==> flow/design.v <==
`timescale 1ns/1ps
module updateNeuron
(
	input						clk				,
	input						rst_n			,
	input						i_run			,
	input						i_init			,
	input						i_s_lern		,
	input						i_s_infr		,
	input signed 	[24:0]  	exc_current		,
	input signed 	[24:0]  	inh_current		,
	output 						o_s_init		,
	output						o_spike			,
	output						o_valid			,
	output			[4:0]		o_neuron_idx	,
	output			[49:0]		d_c				,
	output			[4:0]		addr_c			,
	output						ce_c			,
	output						we_c			,
	input			[49:0]		q_c				,
	output			[54:0]		d_m				,
	output			[4:0]		addr_m			,
	output						ce_m			,
	output						we_m			,
	input			[54:0]		q_m
);
wire 					s_idle					;
wire 					s_init					;
wire 					s_read					;
wire 					s_calc					;
wire 					s_wrte					;
wire 					s_done					;
reg 			[3:0] 	fsm						;
reg 			[2:0] 	c_state					;
reg 			[2:0] 	n_state					;
reg 			[4:0] 	neuron_idx				;
reg signed 		[24:0] 	exc_cur_buf				;
reg signed 		[24:0] 	inh_cur_buf				;
wire signed 	[24:0] 	c_ge					;
wire signed 	[24:0] 	c_gi					;
wire signed 	[24:0] 	c_vm					;
wire signed 	[24:0] 	c_vt					;
wire 					c_ref_check				;
wire 			[3:0] 	c_ref_count				;
wire signed 	[24:0] 	e_rest = 25'd5242880	;		 
wire signed 	[24:0] 	e_exc = 25'd6881280		;		 
wire signed 	[24:0] 	e_inh = 25'd3604480		;		 
wire signed 	[24:0] 	thresh_add  = 25'd11240	;	 
wire signed 	[24:0] 	inh_max = 25'd655360	;		 
reg signed 		[24:0] 	mult_1_in_1				;
reg signed 		[17:0] 	mult_1_in_2				;
reg signed 		[24:0] 	mult_2_in_1				;
reg signed 		[17:0] 	mult_2_in_2				;
reg signed 		[24:0] 	add_max					;	
reg signed 		[42:0] 	mult_1_out				;
reg signed 		[42:0] 	mult_2_out				;
reg signed 		[24:0] 	n_ge					;
reg signed 		[24:0] 	n_gi					;
reg signed 		[24:0] 	n_vm					;
reg signed 		[24:0] 	n_vt					;
reg 					n_ref_check				;
reg 			[3:0] 	n_ref_count				;
reg 					fire					;
localparam S_IDLE = 3'b000;
localparam S_READ = 3'b001;
localparam S_CALC = 3'b010;
localparam S_WRTE = 3'b011;
localparam S_INIT = 3'b111;
localparam S_DONE = 3'b100;
always @(posedge clk or negedge rst_n) begin
	if(!rst_n) begin
		exc_cur_buf <= 25'd0;
		inh_cur_buf <= 25'd0;
	end else if(i_run) begin
		exc_cur_buf <= exc_current;
		inh_cur_buf <= inh_current;
	end
end
always @(*) begin
	n_state = c_state;
	case(c_state)
		S_IDLE: begin
			if(i_run)
				n_state = S_READ;
			if(i_init)
				n_state = S_INIT;
		end 
		S_INIT:
			if(neuron_idx == 5'd17) 
				n_state = S_IDLE;
		S_READ:
			n_state = S_CALC;
		S_CALC:
			if(fsm == 4'd9)
				n_state = S_WRTE;
		S_WRTE:
			n_state = S_DONE;
		S_DONE:
			n_state = S_IDLE;
	endcase
end
always @(posedge clk or negedge rst_n) begin
	if(!rst_n) begin
		c_state <= S_IDLE;
	end else begin
		c_state <= n_state;
	end
end
assign s_idle = (c_state == S_IDLE);
assign s_init = (c_state == S_INIT);
assign s_read = (c_state == S_READ);
assign s_calc = (c_state == S_CALC);
assign s_wrte = (c_state == S_WRTE);
assign s_done = (c_state == S_DONE);
always @(posedge clk or negedge rst_n) begin
	if(!rst_n) begin
		fsm <= 4'd0;
	end else begin
		if(s_calc) begin
			fsm <= fsm + 4'd1;
		end else begin
			fsm <= 4'd0;
		end
	end
end
always @(posedge clk or negedge rst_n) begin
	if(!rst_n) begin
		neuron_idx <= 5'd0;
	end else begin
		if(s_done || s_init) begin
			if(neuron_idx == 5'd17) begin
				neuron_idx <= 5'd0;
			end else begin
				neuron_idx <= neuron_idx + 5'd1;
			end
		end else begin
			neuron_idx <= neuron_idx;
		end
	end
end
reg signed [24:0] add2_1_in_1;
reg signed [24:0] add2_1_in_2;
reg signed [24:0] add2_2_in_1;
reg signed [24:0] add2_2_in_2;
reg signed [24:0] add3_1_in_1;
reg signed [24:0] add3_1_in_2;
reg signed [24:0] add3_1_in_3;
reg signed [24:0] add3_2_in_1;
reg signed [24:0] add3_2_in_2;
reg signed [24:0] add3_2_in_3;
(* dont_touch = "true" *) wire signed [24:0] add2_1_out;
(* dont_touch = "true" *) wire signed [24:0] add2_2_out;
(* dont_touch = "true" *) wire signed [24:0] add3_1_out;
(* dont_touch = "true" *) wire signed [24:0] add3_2_out;
always @(posedge clk or negedge rst_n) begin
	if(!rst_n) begin
		add2_1_in_1 <= 25'd0;
		add2_1_in_2 <= 25'd0;
		add2_2_in_1 <= 25'd0;
		add2_2_in_2 <= 25'd0;
		add3_1_in_1 <= 25'd0;
		add3_1_in_2 <= 25'd0;
		add3_1_in_3 <= 25'd0;
		add3_2_in_1 <= 25'd0;
		add3_2_in_2 <= 25'd0;
		add3_2_in_3 <= 25'd0;
	end else begin
		case (fsm)
			4'd0: begin
				add2_1_in_1 <= 25'd0;
				add2_1_in_2 <= 25'd0;
				add2_2_in_1 <= 25'd0;
				add2_2_in_2 <= 25'd0;
				add3_1_in_1 <= 25'd0;
				add3_1_in_2 <= 25'd0;
				add3_1_in_3 <= 25'd0;
				add3_2_in_1 <= 25'd0;
				add3_2_in_2 <= 25'd0;
				add3_2_in_3 <= 25'd0;
			end
			4'd1: begin
				add2_1_in_1 <= 25'd0;		
				add2_1_in_2 <= 25'd0;
				add2_2_in_1 <= 25'd0;		
				add2_2_in_2 <= 25'd0;
				add3_1_in_1 <= 25'd0;
				add3_1_in_2 <= 25'd0;
				add3_1_in_3 <= 25'd0;
				add3_2_in_1 <= c_ref_check ? 25'd0 : c_gi;
				add3_2_in_2 <= c_ref_check ? 25'd0 : inh_cur_buf;
				add3_2_in_3 <= c_ref_check ? 25'd0 : -(c_gi >>> 4);
			end
			4'd2: begin
				if(!c_ref_check) begin
					add2_1_in_1 <= e_exc;		 
					add2_1_in_2 <= -c_vm;
					add2_2_in_1 <= e_inh;		 
					add2_2_in_2 <= -c_vm;
					add3_1_in_1 <= c_ge;
					add3_1_in_2 <= exc_cur_buf;
					add3_1_in_3 <= -(c_ge >>> 3);
					add3_2_in_1 <= add3_2_in_1;
					add3_2_in_2 <= add3_2_in_2;
					add3_2_in_3 <= add3_2_in_3;
				end else begin
					add2_1_in_1 <= 25'd0;		 
					add2_1_in_2 <= 25'd0;
					add2_2_in_1 <= 25'd0;		 
					add2_2_in_2 <= 25'd0;
					add3_1_in_1 <= 25'd0;
					add3_1_in_2 <= 25'd0;
					add3_1_in_3 <= 25'd0;
					add3_2_in_1 <= 25'd0;
					add3_2_in_2 <= 25'd0;
					add3_2_in_3 <= 25'd0;
				end
			end
			4'd3: begin
				add2_1_in_1 <= add2_1_in_1;		
				add2_1_in_2 <= add2_1_in_2;
				add2_2_in_1 <= add2_2_in_1;		
				add2_2_in_2 <= add2_2_in_2;
				add3_1_in_1 <= add3_1_in_1;
				add3_1_in_2 <= add3_1_in_2;
				add3_1_in_3 <= add3_1_in_3;
				add3_2_in_1 <= add3_2_in_1;
				add3_2_in_2 <= add3_2_in_2;
				add3_2_in_3 <= add3_2_in_3;
			end
			4'd4: begin
				if(!c_ref_check) begin
					add2_1_in_1 <= e_rest;		 
					add2_1_in_2 <= -c_vm;
					add2_2_in_1 <= add2_2_in_1;		
					add2_2_in_2 <= add2_2_in_2;
					add3_1_in_1 <= add3_1_in_1;
					add3_1_in_2 <= add3_1_in_2;
					add3_1_in_3 <= add3_1_in_3;
					add3_2_in_1 <= add3_2_in_1;
					add3_2_in_2 <= add3_2_in_2;
					add3_2_in_3 <= add3_2_in_3;
				end else begin
					add2_1_in_1 <= 25'd0;		
					add2_1_in_2 <= 25'd0;
					add2_2_in_1 <= add2_2_in_1;		
					add2_2_in_2 <= add2_2_in_2;
					add3_1_in_1 <= add3_1_in_1;
					add3_1_in_2 <= add3_1_in_2;
					add3_1_in_3 <= add3_1_in_3;
					add3_2_in_1 <= add3_2_in_1;
					add3_2_in_2 <= add3_2_in_2;
					add3_2_in_3 <= add3_2_in_3;
				end
			end
			4'd5: begin
				add2_1_in_1 <= i_s_lern ? e_rest : 25'd0;		 
				add2_1_in_2 <= i_s_lern ? -c_vt : 25'd0;
				add2_2_in_1 <= add2_2_in_1;		
				add2_2_in_2 <= add2_2_in_2;
				add3_1_in_1 <= mult_1_out >>> 10;
				add3_1_in_2 <= mult_2_out >>> 10;
				add3_1_in_3 <= add2_1_out >>> 1;
				add3_2_in_1 <= add3_2_in_1;
				add3_2_in_2 <= add3_2_in_2;
				add3_2_in_3 <= add3_2_in_3;
			end
			4'd6: begin
				if(!c_ref_check) begin
					add2_1_in_1 <= c_vm;
					add2_1_in_2 <= add3_1_out >>> 7;
					add2_2_in_1 <= c_vt;
					add2_2_in_2 <= add2_1_out >>> 17;
					add3_1_in_1 <= add3_1_in_1;
					add3_1_in_2 <= add3_1_in_2;
					add3_1_in_3 <= add3_1_in_3;
					add3_2_in_1 <= add3_2_in_1;
					add3_2_in_2 <= add3_2_in_2;
					add3_2_in_3 <= add3_2_in_3;
				end else begin
					add2_1_in_1 <= c_vm;
					add2_1_in_2 <= 25'd0;
					add2_2_in_1 <= c_vt;
					add2_2_in_2 <= add2_1_out >>> 17;
					add3_1_in_1 <= add3_1_in_1;
					add3_1_in_2 <= add3_1_in_2;
					add3_1_in_3 <= add3_1_in_3;
					add3_2_in_1 <= add3_2_in_1;
					add3_2_in_2 <= add3_2_in_2;
					add3_2_in_3 <= add3_2_in_3;
				end
			end
			4'd7: begin
				add2_1_in_1 <= add2_1_in_1;
				add2_1_in_2 <= add2_1_in_2;
				add2_2_in_1 <= add2_2_in_1;
				add2_2_in_2 <= add2_2_in_2;
				add3_1_in_1 <= add3_1_in_1;
				add3_1_in_2 <= add3_1_in_2;
				add3_1_in_3 <= add3_1_in_3;
				add3_2_in_1 <= add3_2_in_1;
				add3_2_in_2 <= add3_2_in_2;
				add3_2_in_3 <= add3_2_in_3;
			end
			4'd8: begin
				if(fire) begin
					add2_1_in_1 <= i_s_infr ? 25'd0 : thresh_add;		 
					add2_1_in_2 <= n_vt;
					add2_2_in_1 <= add2_2_in_1;		
					add2_2_in_2 <= add2_2_in_2;
					add3_1_in_1 <= add3_1_in_1;
					add3_1_in_2 <= add3_1_in_2;
					add3_1_in_3 <= add3_1_in_3;
					add3_2_in_1 <= add3_2_in_1;
					add3_2_in_2 <= add3_2_in_2;
					add3_2_in_3 <= add3_2_in_3;
				end else begin
					add2_1_in_1 <= add2_1_in_1;		
					add2_1_in_2 <= add2_1_in_2;
					add2_2_in_1 <= add2_2_in_1;		
					add2_2_in_2 <= add2_2_in_2;
					add3_1_in_1 <= add3_1_in_1;
					add3_1_in_2 <= add3_1_in_2;
					add3_1_in_3 <= add3_1_in_3;
					add3_2_in_1 <= add3_2_in_1;
					add3_2_in_2 <= add3_2_in_2;
					add3_2_in_3 <= add3_2_in_3;
				end
			end
			default: begin
				add2_1_in_1 <= add2_1_in_1;
				add2_1_in_2 <= add2_1_in_2;
				add2_2_in_1 <= add2_2_in_1;
				add2_2_in_2 <= add2_2_in_2;
				add3_1_in_1 <= add3_1_in_1;
				add3_1_in_2 <= add3_1_in_2;
				add3_1_in_3 <= add3_1_in_3;
				add3_2_in_1 <= add3_2_in_1;
				add3_2_in_2 <= add3_2_in_2;
				add3_2_in_3 <= add3_2_in_3;
			end
		endcase
	end
end
assign add2_1_out = add2_1_in_1 + add2_1_in_2;
assign add2_2_out = add2_2_in_1 + add2_2_in_2;
assign add3_1_out = add3_1_in_1 + add3_1_in_2 + add3_1_in_3;
assign add3_2_out = add3_2_in_1 + add3_2_in_2 + add3_2_in_3;
always @(posedge clk or negedge rst_n) begin
	if(!rst_n) begin
		add_max <= 25'd0;
	end else begin
		if(fsm == 4'd2) begin
			add_max <= (inh_max < add3_2_out) ? inh_max : add3_2_out;
		end else if(fsm == 4'd8) begin
			add_max <= 25'd0;
		end else begin
			add_max <= add_max;
		end
	end
end
always @(posedge clk) begin
	mult_1_out <= mult_1_in_1 * mult_1_in_2;
	mult_2_out <= mult_2_in_1 * mult_2_in_2;
end
always @(posedge clk or negedge rst_n) begin
	if(!rst_n) begin
		mult_1_in_1 <= 25'd0;  
		mult_1_in_2 <= 18'd0; 
		mult_2_in_1 <= 25'd0; 
		mult_2_in_2 <= 18'd0; 
	end else begin
		if(fsm == 4'd3) begin
			mult_1_in_1 <= add3_1_out;  
			mult_1_in_2 <= add2_1_out >>> 7; 
			mult_2_in_1 <= add_max; 
			mult_2_in_2 <= add2_2_out >>> 7; 
		end else begin
			mult_1_in_1 <= 25'd0;  
			mult_1_in_2 <= 18'd0; 
			mult_2_in_1 <= 25'd0; 
			mult_2_in_2 <= 18'd0; 
		end
	end
end
always @(posedge clk or negedge rst_n) begin
	if(!rst_n) begin
		n_ge <= 25'd0;
		n_gi <= 25'd0;
		n_vm <= 25'd0;
		n_vt <= 25'd0;
		fire <= 1'd0;
		n_ref_check <= 1'b0;
		n_ref_count <= 4'd0;
	end else begin 
		case (fsm)
			4'd3: begin
				n_ge <= add3_1_out;
				n_gi <= add_max;
				fire <= 1'b0;
			end
			4'd5: begin
				if(c_ref_check) begin
					n_ref_count <= c_ref_count + 4'd1;
				end else begin
					n_ref_count <= c_ref_count;
				end
				n_ref_check <= c_ref_check;
			end
			4'd7: begin
				n_vm <= add2_1_out;
				n_vt <= add2_2_out;
				if(add2_1_out > add2_2_out) begin
					fire <= 1'b1;
					n_ref_check <= 1'b1;
					n_ge <= 25'd0;
					n_gi <= 25'd0;
				end
			end
			4'd9: begin
				if(fire) begin
					n_vm <= e_rest;		 
					n_vt <= add2_1_out;
				end
				if(n_ref_count == 4'd11) begin
					n_ref_check <= 1'b0;
					n_ref_count <= 4'd0;
				end
			end
		endcase
	end
end
assign ce_c 		= 		s_init || s_read || s_wrte;
assign we_c 		= 		s_init || s_wrte; 
assign ce_m 		= 		s_init || s_read || s_wrte;
assign we_m 		= 		s_init || s_wrte;
assign addr_c 		= 		neuron_idx;
assign addr_m 		= 		neuron_idx;
assign d_c 			= 		s_init ? 50'd0 : {n_ge, n_gi};
assign d_m 			= 		s_init ? {1'b0, 4'd0, e_rest, 25'd5406720} : {n_ref_check, n_ref_count, n_vm, n_vt};
assign c_ge 		= 		q_c[49:25];
assign c_gi 		= 		q_c[24:0];
assign c_vm 		= 		q_m[49:25];
assign c_vt 		= 		q_m[24:0];
assign c_ref_check 	= 		q_m[54];
assign c_ref_count 	= 		q_m[53:50];
assign o_s_init 	=	 	s_init;
assign o_spike 		= 		fire;
assign o_valid 		= 		s_done;
assign o_neuron_idx = 		neuron_idx;
endmodule
# From RTL to reports: updateNeuron
# Module updateNeuron before and after one edit of its RTL, step after step.
# "orig" refers to lines of the RTL above, "edited" to lines of the edited file.
# "delta" is "edited" less "orig", of the values as shown; "rel_change_pct" is that difference over "orig", in percent.
# Operators: Yosys type, input widths -> output width; for muxes data width and select width s.
# Cell names lack the library's common part.
# The mark -- stands for no value.
dict set report inputs {
  top {updateNeuron}
  clock {clk}
  lib {sky130hd}
  lib_corner {tt_025C_1v80}
}

# Edit of the RTL
# Unified diff, file above to edited file.
# The edit is scripted: it alters the design's behaviour and was not made to optimise anything.
# begin of diff
@@ -360,7 +360,7 @@
 end
 always @(posedge clk) begin
-	mult_1_out <= mult_1_in_1 * mult_1_in_2;
 	mult_2_out <= mult_2_in_1 * mult_2_in_2;
 end
+always @(*) mult_1_out = mult_1_in_1 * mult_1_in_2;
 always @(posedge clk or negedge rst_n) begin
 	if(!rst_n) begin
# end of diff

# After elaboration
# Source: Yosys, flattened and elaborated, memories not mapped. Widths are those after wreduce. Registers that Yosys merges into a memory's read port (data or address) are not register bits. Print and check cells do not count. Equal cells are merged and count once.
# element orig edited delta rel_change_pct
set bits {}
lappend bits {out_inout_bits 127 127 0 0.00}
lappend bits {inputBits 161 161 0 0.00}
lappend bits {register_bits 599 564 -35 -5.84}
lappend bits {elab_cells 152 151 -1 -0.66}
# element orig edited delta rel_change_pct
set classes {}
lappend classes {n_eq 24 24 0 0.00}
lappend classes {n_addsub 13 13 0 0.00}
lappend classes {muxes 57 57 0 0.00}
lappend classes {compare 2 2 0 0.00}
lappend classes {reduce_logical 25 25 0 0.00}
lappend classes {mul 2 2 0 0.00}
# Unchanged operator kinds not shown: 48.

# Depth
# Longest topological path by Yosys (ltp), each cell counted once; first at word level (registers and memories cut), then after technology mapping (sequential cells cut; the memories' decode and read muxes count).
# element orig edited delta rel_change_pct
set logic_depth {}
lappend logic_depth {depth_word 5 5 0 0.00}
lappend logic_depth {abc_area 0 0 -- --}
lappend logic_depth {ltp_mapped 25 24 -1 -4.00}
lappend logic_depth {mapped_depth_nobuf 24 23 -1 -4.17}

# Netlist
# The flow's flattened synthesis, as Yosys stat reports it; memories are mapped. The netlist is that of the ABC_AREA named above (0 if unset); the other value can give another one.
# element orig edited delta rel_change_pct
set synth_totals {}
lappend synth_totals {yosys_area_um2 55644.6 55034.0 -610.6 -1.10}
lappend synth_totals {cells 5699 5666 -33 -0.58}
lappend synth_totals {seq_area_um2 14290.0 13789.5 -500.5 -3.50}
lappend synth_totals {flip_flops 581 556 -25 -4.30}
lappend synth_totals {buffers 273 288 15 5.49}
# cell orig edited delta rel_change_pct
set by_type {}
lappend by_type {nand2_1 597 674 77 12.90}
lappend by_type {inv_1 989 914 -75 -7.58}
lappend by_type {and2_1 381 323 -58 -15.22}
lappend by_type {a222oi_1 69 37 -32 -46.38}
lappend by_type {a22oi_1 18 48 30 166.67}
lappend by_type {dfxtp_1 50 25 -25 -50.00}
lappend by_type {clkbuf_1 248 269 21 8.47}
lappend by_type {a21oi_1 118 102 -16 -13.56}
lappend by_type {a221oi_1 8 21 13 162.50}
lappend by_type {nor2_1 218 207 -11 -5.05}
lappend by_type {nand3_1 57 67 10 17.54}
lappend by_type {o21a_1 37 29 -8 -21.62}
lappend by_type {o21ai_0 160 167 7 4.38}
lappend by_type {a221o_2 7 0 -7 -100.00}
lappend by_type {or4_1 4 10 6 150.00}
lappend by_type {o21bai_1 14 19 5 35.71}
lappend by_type {a31oi_1 12 17 5 41.67}
lappend by_type {a22o_1 120 116 -4 -3.33}
# Unchanged cell types not shown: 19.
# Not every row of either side is listed.

# Path before layout
# Path of least setup slack by OpenSTA after synthesis, without wires, with an ideal clock, recovery checks aside; 20% of the period is set as input and as output delay. Where synthesis merged equal registers, the netlist keeps one of their names.
# element orig edited delta rel_change_pct
set synth_path {}
lappend synth_path {path_type {register -> register} {register -> register} -- --}
lappend synth_path {start {register mult_1_in_2[9]} {register mult_1_in_2[9]} -- --}
lappend synth_path {end {register mult_1_out[33]} {register add3_1_in_1[22]} -- --}
lappend synth_path {n_path_buf 2 2 0 0.00}
lappend synth_path {path_delay_ns 6.185 6.146 -0.039 -0.63}
lappend synth_path {required_time_ns 7.105 7.131 0.026 0.37}
lappend synth_path {t_first_pin_ns 0.000 0.000 0.000 --}
lappend synth_path {clock_period_ns 7.2 7.2 0.0 0.00}
lappend synth_path {path_slack_ns 1.014 1.053 0.039 --}
lappend synth_path {setup_time_ns 0.095 0.069 -0.026 --}
lappend synth_path {arrival_time_ns 6.090 6.077 -0.013 -0.21}
lappend synth_path {path_stages 25 24 -1 -4.00}
lappend synth_path {synth_period_reached_ns 6.186 6.147 -0.039 -0.63}
# "path_delay_ns" is the arrival time less input delay plus setup time.
# "path_stages" counts driving pins, that of a launching flip-flop among them; a cell with two outputs on the path counts twice.
# "synth_period_reached_ns" = period - worst setup slack (recovery checks aside). The figure is calculated, with input and output delays left at 20% of the set period.
# The rows between start and end are the longest chain of elaborated cells between them; the timing report does not say that the signal goes this way. Where chains are equally long, one stands for them.
# A line is the first line of the expression or statement that the cell stems from. Yosys adds cells for indexed reads and writes and turns some case tables into memories.
# At most two assigning lines are given for a register; there are more.
dict set report synth_via_orig {
  path_cell_list {dfrtp_1 -> clkbuf_1 -> clkbuf_1 -> nand2_1 -> fa_1 -> inv_1 -> fa_1 -> inv_1 -> fa_1 -> inv_1 -> fa_1 -> fa_1 -> inv_1 -> fa_1 -> inv_1 -> ha_1 -> and4_1 -> nand2_1 -> a211oi_1 -> o31a_1 -> a41oi_1 -> nand2b_1 -> a211oi_1 -> o21ai_1 -> a221oi_1}
  elab_chain_len 1
  cone_cells 1
  cone_lines 1
  cone_classes {mul (1)}
}
# element line
set synth_rtl_orig {}
lappend synth_rtl_orig {{start, declared} 51} ;# reg signed [17:0] mult_1_in_2 ;
lappend synth_rtl_orig {{start, assigned} 368} ;# mult_1_in_2 <= 18'd0;
lappend synth_rtl_orig {{start, assigned} 374} ;# mult_1_in_2 <= add2_1_out >>> 7;
lappend synth_rtl_orig {{$mul 25x18->35} 362} ;# mult_1_out <= mult_1_in_1 * mult_1_in_2;
lappend synth_rtl_orig {{end, assigned} 362}
dict set report synth_via_edited {
  path_cell_list {dfrtp_1 -> clkbuf_1 -> clkbuf_1 -> nand2_1 -> fa_1 -> inv_1 -> fa_1 -> inv_1 -> fa_1 -> inv_1 -> fa_1 -> fa_1 -> inv_1 -> fa_1 -> inv_1 -> ha_1 -> o21ai_0 -> a211o_1 -> a31oi_1 -> o21a_1 -> o21bai_1 -> a311o_1 -> or4b_1 -> nand3_1}
  elab_chain_len 2
  cone_cells 2
  cone_lines 2
  cone_classes {mul (1); mux (1)}
}
# element line
set synth_rtl_edited {}
lappend synth_rtl_edited {{start, declared} 51} ;# reg signed [17:0] mult_1_in_2 ;
lappend synth_rtl_edited {{start, assigned} 368} ;# mult_1_in_2 <= 18'd0;
lappend synth_rtl_edited {{start, assigned} 374} ;# mult_1_in_2 <= add2_1_out >>> 7;
lappend synth_rtl_edited {{$mul 25x18->35} 364} ;# always @(*) mult_1_out = mult_1_in_1 * mult_1_in_2;
lappend synth_rtl_edited {{$pmux 25 s3} 168} ;# case (fsm)
lappend synth_rtl_edited {{end, assigned} 199} ;# add3_1_in_1 <= c_ge;
lappend synth_rtl_edited {{end, assigned} 223} ;# add3_1_in_1 <= add3_1_in_1;
lappend synth_rtl_edited {{end, declared} 145} ;# reg signed [24:0] add3_1_in_1;

# Timing after layout
# Path of least setup slack in the final report of each run of set A (OpenROAD, finished layout, wires in). Where an end is a register, its clock arrival counts in the times.
# element orig edited delta rel_change_pct
set layout_path {}
lappend layout_path {path_type {register -> register} {register -> register} -- --}
lappend layout_path {start {register mult_1_in_2[3]} {register mult_1_in_2[9]} -- --}
lappend layout_path {end {register mult_1_out[33]} {register add3_1_in_1[22]} -- --}
lappend layout_path {t_first_pin_ns 0.67 0.67 0.00 0.00}
lappend layout_path {setup_time_ns 0.09 0.07 -0.02 --}
lappend layout_path {path_stages 21 22 1 4.76}
lappend layout_path {arrival_time_ns 7.34 7.39 0.05 0.68}
lappend layout_path {clock_period_ns 7.2 7.2 0.0 0.00}
lappend layout_path {required_time_ns 7.78 7.80 0.02 0.26}
lappend layout_path {path_slack_ns 0.44 0.41 -0.03 --}
lappend layout_path {n_path_buf 0 0 0 --}
# The rows between start and end are the longest chain of elaborated cells between them; the timing report does not say that the signal goes this way. Where chains are equally long, one stands for them.
# At most two assigning lines are given for a register; there are more.
dict set report layout_via_orig {
  path_cell_list {dfrtp_1 -> nand2_1 -> fa_1 -> fa_1 -> fa_1 -> inv_1 -> fa_1 -> fa_1 -> inv_1 -> fa_1 -> inv_1 -> ha_1 -> and4_1 -> nand2_1 -> a211oi_1 -> o31a_1 -> a41oi_1 -> nand2b_1 -> a211oi_1 -> o21ai_1 -> a221oi_1}
  elab_chain_len 1
  cone_cells 1
  cone_lines 1
  cone_classes {mul (1)}
}
# element line
set layout_rtl_orig {}
lappend layout_rtl_orig {{start, declared} 51} ;# reg signed [17:0] mult_1_in_2 ;
lappend layout_rtl_orig {{start, assigned} 368} ;# mult_1_in_2 <= 18'd0;
lappend layout_rtl_orig {{start, assigned} 374} ;# mult_1_in_2 <= add2_1_out >>> 7;
lappend layout_rtl_orig {{$mul 25x18->35} 362} ;# mult_1_out <= mult_1_in_1 * mult_1_in_2;
lappend layout_rtl_orig {{end, assigned} 362}
dict set report layout_via_edited {
  path_cell_list {dfrtp_1 -> nand2_1 -> fa_1 -> inv_1 -> fa_1 -> inv_1 -> fa_1 -> inv_1 -> fa_1 -> fa_1 -> inv_1 -> fa_1 -> inv_1 -> ha_1 -> o21ai_0 -> a211o_1 -> a31oi_1 -> o21a_1 -> o21bai_1 -> a311o_1 -> or4b_1 -> nand3_1}
  elab_chain_len 2
  cone_cells 2
  cone_lines 2
  cone_classes {mul (1); mux (1)}
}
# element line
set layout_rtl_edited {}
lappend layout_rtl_edited {{start, declared} 51} ;# reg signed [17:0] mult_1_in_2 ;
lappend layout_rtl_edited {{start, assigned} 368} ;# mult_1_in_2 <= 18'd0;
lappend layout_rtl_edited {{start, assigned} 374} ;# mult_1_in_2 <= add2_1_out >>> 7;
lappend layout_rtl_edited {{$mul 25x18->35} 364} ;# always @(*) mult_1_out = mult_1_in_1 * mult_1_in_2;
lappend layout_rtl_edited {{$pmux 25 s3} 168} ;# case (fsm)
lappend layout_rtl_edited {{end, assigned} 199} ;# add3_1_in_1 <= c_ge;
lappend layout_rtl_edited {{end, assigned} 223} ;# add3_1_in_1 <= add3_1_in_1;
lappend layout_rtl_edited {{end, declared} 145} ;# reg signed [24:0] add3_1_in_1;

# Measured runs
# Runs of the flow (Yosys, OpenROAD) on both versions; the two runs of a pair have the same settings. The constraints put input and output delay at 20% of the set period each and load the outputs with 0.01 pF.
dict set report flow_settings_set_A {
  period_ns 7.2
  CAP_MARGIN 20
  CORE_MARGIN 2
  CORE_UTILIZATION 40
  SLEW_MARGIN 20
}
# element orig edited delta rel_change_pct
set measured_set_A {}
lappend measured_set_A {timing.achieved_period_ns 6.758 6.788 0.030 0.44}
lappend measured_set_A {fin_tns_ns 0.000 0.000 0.000 --}
lappend measured_set_A {final_power_mw 11.966 11.751 -0.215 -1.80}
lappend measured_set_A {hold_ws_ns 0.435 0.437 0.002 --}
lappend measured_set_A {die_footprint_um2 142110.0 140569.0 -1541.0 -1.08}
lappend measured_set_A {layout_stdcell_area_um2 63409.6 62769.0 -640.6 -1.01}
lappend measured_set_A {setup_worst_slack_ns 0.442 0.412 -0.030 --}
lappend measured_set_A {yosys.chip_area_um2 55644.6 55034.0 -610.6 -1.10}
dict set report flow_settings_set_B {
  CAP_MARGIN 25
  CELL_PAD_IN_SITES_DETAIL_PLACEMENT 1
  CORE_UTILIZATION 18
  CTS_CLUSTER_SIZE 70
  GPL_TIMING_DRIVEN 0
  HOLD_SLACK_MARGIN -0.1
  MIN_ROUTING_LAYER {met2}
  SETUP_SLACK_MARGIN 0.72
  SLEW_MARGIN 15
  period_ns 6.63
  CORE_MARGIN 2
}
# element orig edited delta rel_change_pct
set measured_set_B {}
lappend measured_set_B {timing.achieved_period_ns 6.790 6.613 -0.177 -2.61}
lappend measured_set_B {fin_tns_ns -0.378 0.000 0.378 --}
lappend measured_set_B {final_power_mw 14.047 14.067 0.020 0.14}
lappend measured_set_B {hold_ws_ns 0.464 0.440 -0.024 --}
lappend measured_set_B {die_footprint_um2 313600.0 310182.0 -3418.0 -1.09}
lappend measured_set_B {layout_stdcell_area_um2 69955.8 71432.3 1476.5 2.11}
lappend measured_set_B {setup_worst_slack_ns -0.160 0.017 0.177 --}
lappend measured_set_B {yosys.chip_area_um2 55644.6 55034.0 -610.6 -1.10}
# "timing.achieved_period_ns" = clock period - worst setup slack. The figure is calculated, with input and output delays left at 20% of the set period.
# By "final_power_mw" is meant OpenSTA's value without simulated activity: inputs other than the clock are taken to toggle once in ten clock periods, and the tool carries that through the logic.
